==> flow/design.v <==
`timescale 1ns / 10ps
module fir(
    input clk,                               
    input signed [15:0] noisy_signal,        
    output signed [15:0] filtered_signal     
);
    integer i, j;
    localparam [143:0] COEFFS = {16'h04F6,    
                                 16'h0AE4,    
                                 16'h1089,    
                                 16'h1469,    
                                 16'h160F,    
                                 16'h1496,    
                                 16'h1089,    
                                 16'h0AE4,    
                                 16'h04F6};   
    reg signed [15:0] delayed_signal [0:8];
    reg signed [31:0] prod  [0:8];
    reg signed [32:0] sum_0 [0:4];
    reg signed [33:0] sum_1 [0:2];
    reg signed [34:0] sum_2 [0:1];
    reg signed [35:0] sum_3;
    always @(posedge clk) begin
        delayed_signal[0] <= noisy_signal;
        for (i = 1; i <= 8; i = i + 1) begin
            delayed_signal[i] <= delayed_signal[i - 1];
        end
    end
    always @(posedge clk) begin
        for (j = 0; j <= 8; j = j + 1) begin
            prod[j] <= delayed_signal[j] * $signed(COEFFS[16*j +: 16]);
        end
    end
    always @(posedge clk) begin
        sum_0[0] <= prod[0] + prod[1];
        sum_0[1] <= prod[2] + prod[3];
        sum_0[2] <= prod[4] + prod[5];
        sum_0[3] <= prod[6] + prod[7];
        sum_0[4] <= prod[8];
    end
    always @(posedge clk) begin
        sum_1[0] <= sum_0[0] + sum_0[1];
        sum_1[1] <= sum_0[2] + sum_0[3];
        sum_1[2] <= sum_0[4];
    end
    always @(posedge clk) begin
        sum_2[0] <= sum_1[0] + sum_1[1];
        sum_2[1] <= sum_1[2];
    end
    always @(posedge clk) begin
        sum_3 <= sum_2[0] + sum_2[1];
    end
    assign filtered_signal = $signed(sum_3[35:14]);
endmodule
Memo
Re: synthesis data of fir

======== Tool chain data of fir ========
Each step is given for the RTL above and for the edited RTL.
"before" refers to lines of the RTL above, "after" to lines of the edited file.
"difference" is "after" less "before", of the values as shown; "relative change" is that difference over "before", in percent.
Operators carry their Yosys type and port widths (W data, S select, Z words).
Library cell names are shortened.
A cell with - has no value.
inputs
  design top .............................. fir
  clock ................................... clk
  standard-cell library ................... sky130hd
  library corner .......................... tt_025C_1v80

======== The edit ========
The edit as a unified diff against the file above.
The edit is scripted: it alters the design's behaviour and was not made to optimise anything.
begin of diff
@@ -51,4 +51,6 @@
         sum_3 <= sum_2[0] + sum_2[1];
     end
-    assign filtered_signal = $signed(sum_3[35:14]);
+    reg signed [15:0] filtered_signal_q;
+    always @(posedge clk) filtered_signal_q <= $signed(sum_3[35:14]);
+    assign filtered_signal = filtered_signal_q;
 endmodule
end of diff

======== Word-level counts ========
Yosys after proc, flatten, opt, wreduce and memory -nomap, before mapping. Enables and synchronous resets that opt folds into registers are not counted as muxes. Print and check cells are not counted. Equal cells are merged and count once.
bit counts
  element                          before  after  difference  relative change (%)
  flip-flop bits (word level)      722     738    +16         +2.22
  bits in latches                  0       0      0           -
  memory bits (writable)           0       0      0           -
  ROM bits                         0       0      0           -
  clocked read ports x word width  0       0      0           -
  memories kept                    0       0      0           -
  bits of input ports              17      17     0           0.00
  output and inout bits            16      16     0           0.00
operators by class
  element                           before  after  difference  relative change (%)
  add/sub/neg operators             8       8      0           0.00
  multiply operators                9       9      0           0.00
  div/mod/pow operators             0       0      0           -
  magnitude comparators             0       0      0           -
  equality and inequality tests     0       0      0           -
  shift operators                   0       0      0           -
  multiplexer cells                 0       0      0           -
  bitwise gates (word level)        0       0      0           -
  reductions and logical operators  0       0      0           -
Unchanged operator kinds not shown: 7.

======== Longest topological paths ========
Yosys ltp: most cells in a row. Word level: on the elaborated netlist, between registers, memories and ports. Mapped: between sequential cells and ports; inverters and the memories' decode and read muxes count.
depth
  element                        before  after  difference  relative change (%)
  word-level depth               1       1      0           0.00
  ABC_AREA                       0       0      -           -
  depth in mapped cells          23      21     -2          -8.70
  gate-level depth less buffers  22      21     -1          -4.55

======== Netlist ========
The flow's flattened synthesis, as Yosys stat reports it; memories are mapped. The netlist is that of the ABC_AREA named above (0 if unset); the other value can give another one.
mapped netlist
  element            before   after    difference  relative change (%)
  mapped cells       5754     5920     +166        +2.88
  mapped area (µm²)  56091.3  57126.0  +1034.7     +1.84
  flip-flop cells    683      699      +16         +2.34
  buffers            28       55       +27         +96.43
cell types
  cell type  before  after  difference  relative change (%)
  o21ai_0    144     196    +52         +36.11
  a21oi_1    333     365    +32         +9.61
  nand2_1    167     197    +30         +17.96
  clkbuf_1   26      53     +27         +103.85
  nor2_1     260     239    -21         -8.08
  dfxtp_1    683     699    +16         +2.34
  nor3_1     73      57     -16         -21.92
  and3_1     36      51     +15         +41.67
  xor2_1     131     144    +13         +9.92
  a211oi_1   30      43     +13         +43.33
  a31oi_1    27      40     +13         +48.15
  xnor2_1    311     299    -12         -3.86
  inv_1      1191    1180   -11         -0.92
  nand3_1    65      73     +8          +12.31
  and2_1     15      22     +7          +46.67
  a31o_2     14      7      -7          -50.00
  o21ai_1    11      4      -7          -63.64
  or3_1      23      17     -6          -26.09
Unchanged cell types not shown: 11.
The list need not be complete.

======== Path before layout ========
Path of least setup slack by OpenSTA after synthesis, without wires, with an ideal clock, recovery checks aside; 20% of the period is set as input and as output delay. Where synthesis merged equal registers, the netlist keeps one of their names.
timing path after synthesis
  element                            before                     after                      difference  relative change (%)
  path type                          reg2reg                    reg2reg                    -           -
  start                              reg delayed_signal[4][15]  reg delayed_signal[4][15]  -           -
  end                                reg prod[4][28]            reg prod[4][28]            -           -
  clock period (ps)                  6000                       6000                       0           0.00
  launch time at the first pin (ps)  0                          0                          0           -
  arrival time (ps)                  5748                       5162                       -586        -10.19
  data required time (ps)            5905                       5875                       -30         -0.51
  path slack (ps)                    157                        713                        +556        -
  path delay (ps)                    5843                       5287                       -556        -9.52
  stages on the path                 20                         18                         -2          -10.00
  synthesis period reached (ps)      5843                       5287                       -556        -9.52
"path delay" is the arrival time less input delay plus setup time.
"stages on the path" counts driving pins, that of a launching flip-flop among them; a cell with two outputs on the path counts twice.
"synthesis period reached" is the clock period less the worst setup slack; recovery checks do not enter. This is arithmetic on one report: input and output delays are still those of the set period (20% each).
The rows between start and end are the longest chain of elaborated cells between them; the timing report does not say that the signal goes this way. Where chains are equally long, one stands for them.
A line is the first line of the expression or statement that the cell stems from. Yosys adds cells for indexed reads and writes and turns some case tables into memories.
between the ends, after synthesis, before
  path through ............................ dfxtp_1 > inv_1 > fa_1 > inv_1 > ha_1 > fa_1 > fa_1 > inv_1 > fa_1 > inv_1 > ha_1 > a21o_1 > a21o_1 > a21oi_1 > o21ai_0 > a311oi_2 > a21boi_1 > o31ai_2 > or4b_1 > o311ai_1
  length of the longest elaborated chain .. 1
ends and longest elaborated chain, after synthesis, before
  element             line  RTL
  start: declaration  17    reg signed [15:0] delayed_signal [0:8];
  start: assignment   26    delayed_signal[i] <= delayed_signal[i - 1];
  $mul A16 B14 Y30    31    prod[j] <= delayed_signal[j] * $signed(COEFFS[16*j +: 16]);
  end: assignment     31
  end: declaration    18    reg signed [31:0] prod  [0:8];
between the ends, after synthesis, after
  path through ............................ dfxtp_1 > inv_1 > fa_1 > inv_1 > ha_1 > fa_1 > fa_1 > inv_1 > fa_1 > inv_1 > ha_1 > and3_1 > and3_1 > nor3b_1 > o21ai_0 > a32oi_1 > a221oi_1 > xnor2_1
  length of the longest elaborated chain .. 1
ends and longest elaborated chain, after synthesis, after
  element             line  RTL
  start: declaration  17    reg signed [15:0] delayed_signal [0:8];
  start: assignment   26    delayed_signal[i] <= delayed_signal[i - 1];
  $mul A16 B14 Y30    31    prod[j] <= delayed_signal[j] * $signed(COEFFS[16*j +: 16]);
  end: assignment     31
  end: declaration    18    reg signed [31:0] prod  [0:8];

======== Worst path after layout ========
Path of least setup slack in the final report of each run of pair 1 (OpenROAD, finished layout, wires in). Where an end is a register, its clock arrival counts in the times.
The report prints the path's times to 10 ps; the period is as set.
timing path after layout
  element                            before                    after                     difference  relative change (%)
  path type                          reg2reg                   reg2reg                   -           -
  start                              reg delayed_signal[4][4]  reg delayed_signal[1][9]  -           -
  end                                reg prod[4][28]           reg prod[1][26]           -           -
  clock period (ps)                  6000                      6000                      0           0.00
  launch time at the first pin (ps)  630                       660                       +30         +4.76
  arrival time (ps)                  6150                      5990                      -160        -2.60
  data required time (ps)            6540                      6540                      0           0.00
  path slack (ps)                    390                       550                       +160        -
  stages on the path                 21                        18                        -3          -14.29
The rows between start and end are the longest chain of elaborated cells between them; the timing report does not say that the signal goes this way. Where chains are equally long, one stands for them.
between the ends, after layout, before
  path through ............................ dfxtp_1 > ha_1 > ha_1 > inv_1 > fa_1 > inv_1 > fa_1 > fa_1 > inv_1 > fa_1 > inv_1 > ha_1 > a21o_1 > a21o_1 > a21oi_1 > o21ai_0 > a311oi_2 > a21boi_1 > o31ai_2 > or4b_1 > o311ai_1
  length of the longest elaborated chain .. 1
ends and longest elaborated chain, after layout, before
  element             line  RTL
  start: declaration  17    reg signed [15:0] delayed_signal [0:8];
  start: assignment   26    delayed_signal[i] <= delayed_signal[i - 1];
  $mul A16 B14 Y30    31    prod[j] <= delayed_signal[j] * $signed(COEFFS[16*j +: 16]);
  end: assignment     31
  end: declaration    18    reg signed [31:0] prod  [0:8];
between the ends, after layout, after
  path through ............................ dfxtp_1 > ha_1 > inv_1 > fa_1 > inv_1 > fa_1 > fa_1 > inv_1 > fa_1 > inv_1 > ha_1 > a2111oi_0 > o21ai_0 > o311ai_0 > a31oi_1 > o41ai_1 > or4b_1 > o311ai_0
  length of the longest elaborated chain .. 1
ends and longest elaborated chain, after layout, after
  element             line  RTL
  start: declaration  17    reg signed [15:0] delayed_signal [0:8];
  start: assignment   26    delayed_signal[i] <= delayed_signal[i - 1];
  $mul A16 B11 Y27    31    prod[j] <= delayed_signal[j] * $signed(COEFFS[16*j +: 16]);
  end: assignment     31
  end: declaration    18    reg signed [31:0] prod  [0:8];

======== Layout results ========
Both versions went through the flow (Yosys, OpenROAD) with the same settings in each pair. Constraints: input delay and output delay 20% of the set period each, output load 0.01 pF.
flow settings, pair 1
  CORE_UTILIZATION ........................ 40
  period_ns ............................... 6.0
  CAP_MARGIN .............................. 20
  CORE_MARGIN ............................. 2
  SLEW_MARGIN ............................. 20
final reports, pair 1
  element                                    before    after     difference  relative change (%)
  cell area after synthesis (µm²)            56091.3   57126.0   +1034.7     +1.84
  die outline area (µm²)                     143240.0  145855.0  +2615.0     +1.83
  utilization (%)                            44.4      44.3      -0.1        -
  lowest setup slack (ps)                    387       551       +164        -
  post-route setup TNS (ps)                  0         0         0           -
  worst hold slack in the final report (ps)  323       323       0           -
  achieved period (ps)                       5613      5449      -164        -2.92
flow settings, pair 2
  ABC_AREA ................................ 1
  CAP_MARGIN .............................. 5
  CELL_PAD_IN_SITES_DETAIL_PLACEMENT ...... 2
  CORE_ASPECT_RATIO ....................... 0.61
  CORE_MARGIN ............................. 8
  CORE_UTILIZATION ........................ 17
  CTS_CLUSTER_DIAMETER .................... 97
  GPL_ROUTABILITY_DRIVEN .................. 1
  MAX_ROUTING_LAYER ....................... met4
  PLACE_DENSITY_LB_ADDON .................. 0.29
  SLEW_MARGIN ............................. 10
  period_ns ............................... 3.41
final reports, pair 2
  element                                    before    after     difference  relative change (%)
  cell area after synthesis (µm²)            65855.7   66457.5   +601.8      +0.91
  die outline area (µm²)                     408172.0  411806.0  +3634.0     +0.89
  utilization (%)                            24.4      24.3      -0.1        -
  lowest setup slack (ps)                    -1005     -1104     -99         -
  post-route setup TNS (ps)                  -96907    -96309    +598        -
  worst hold slack in the final report (ps)  318       318       0           -
  achieved period (ps)                       4415      4514      +99         +2.24
"achieved period": clock period set for the run, less the worst setup slack. It is reckoned from that one timing run; input and output delays stay at 20% of the period that was set.
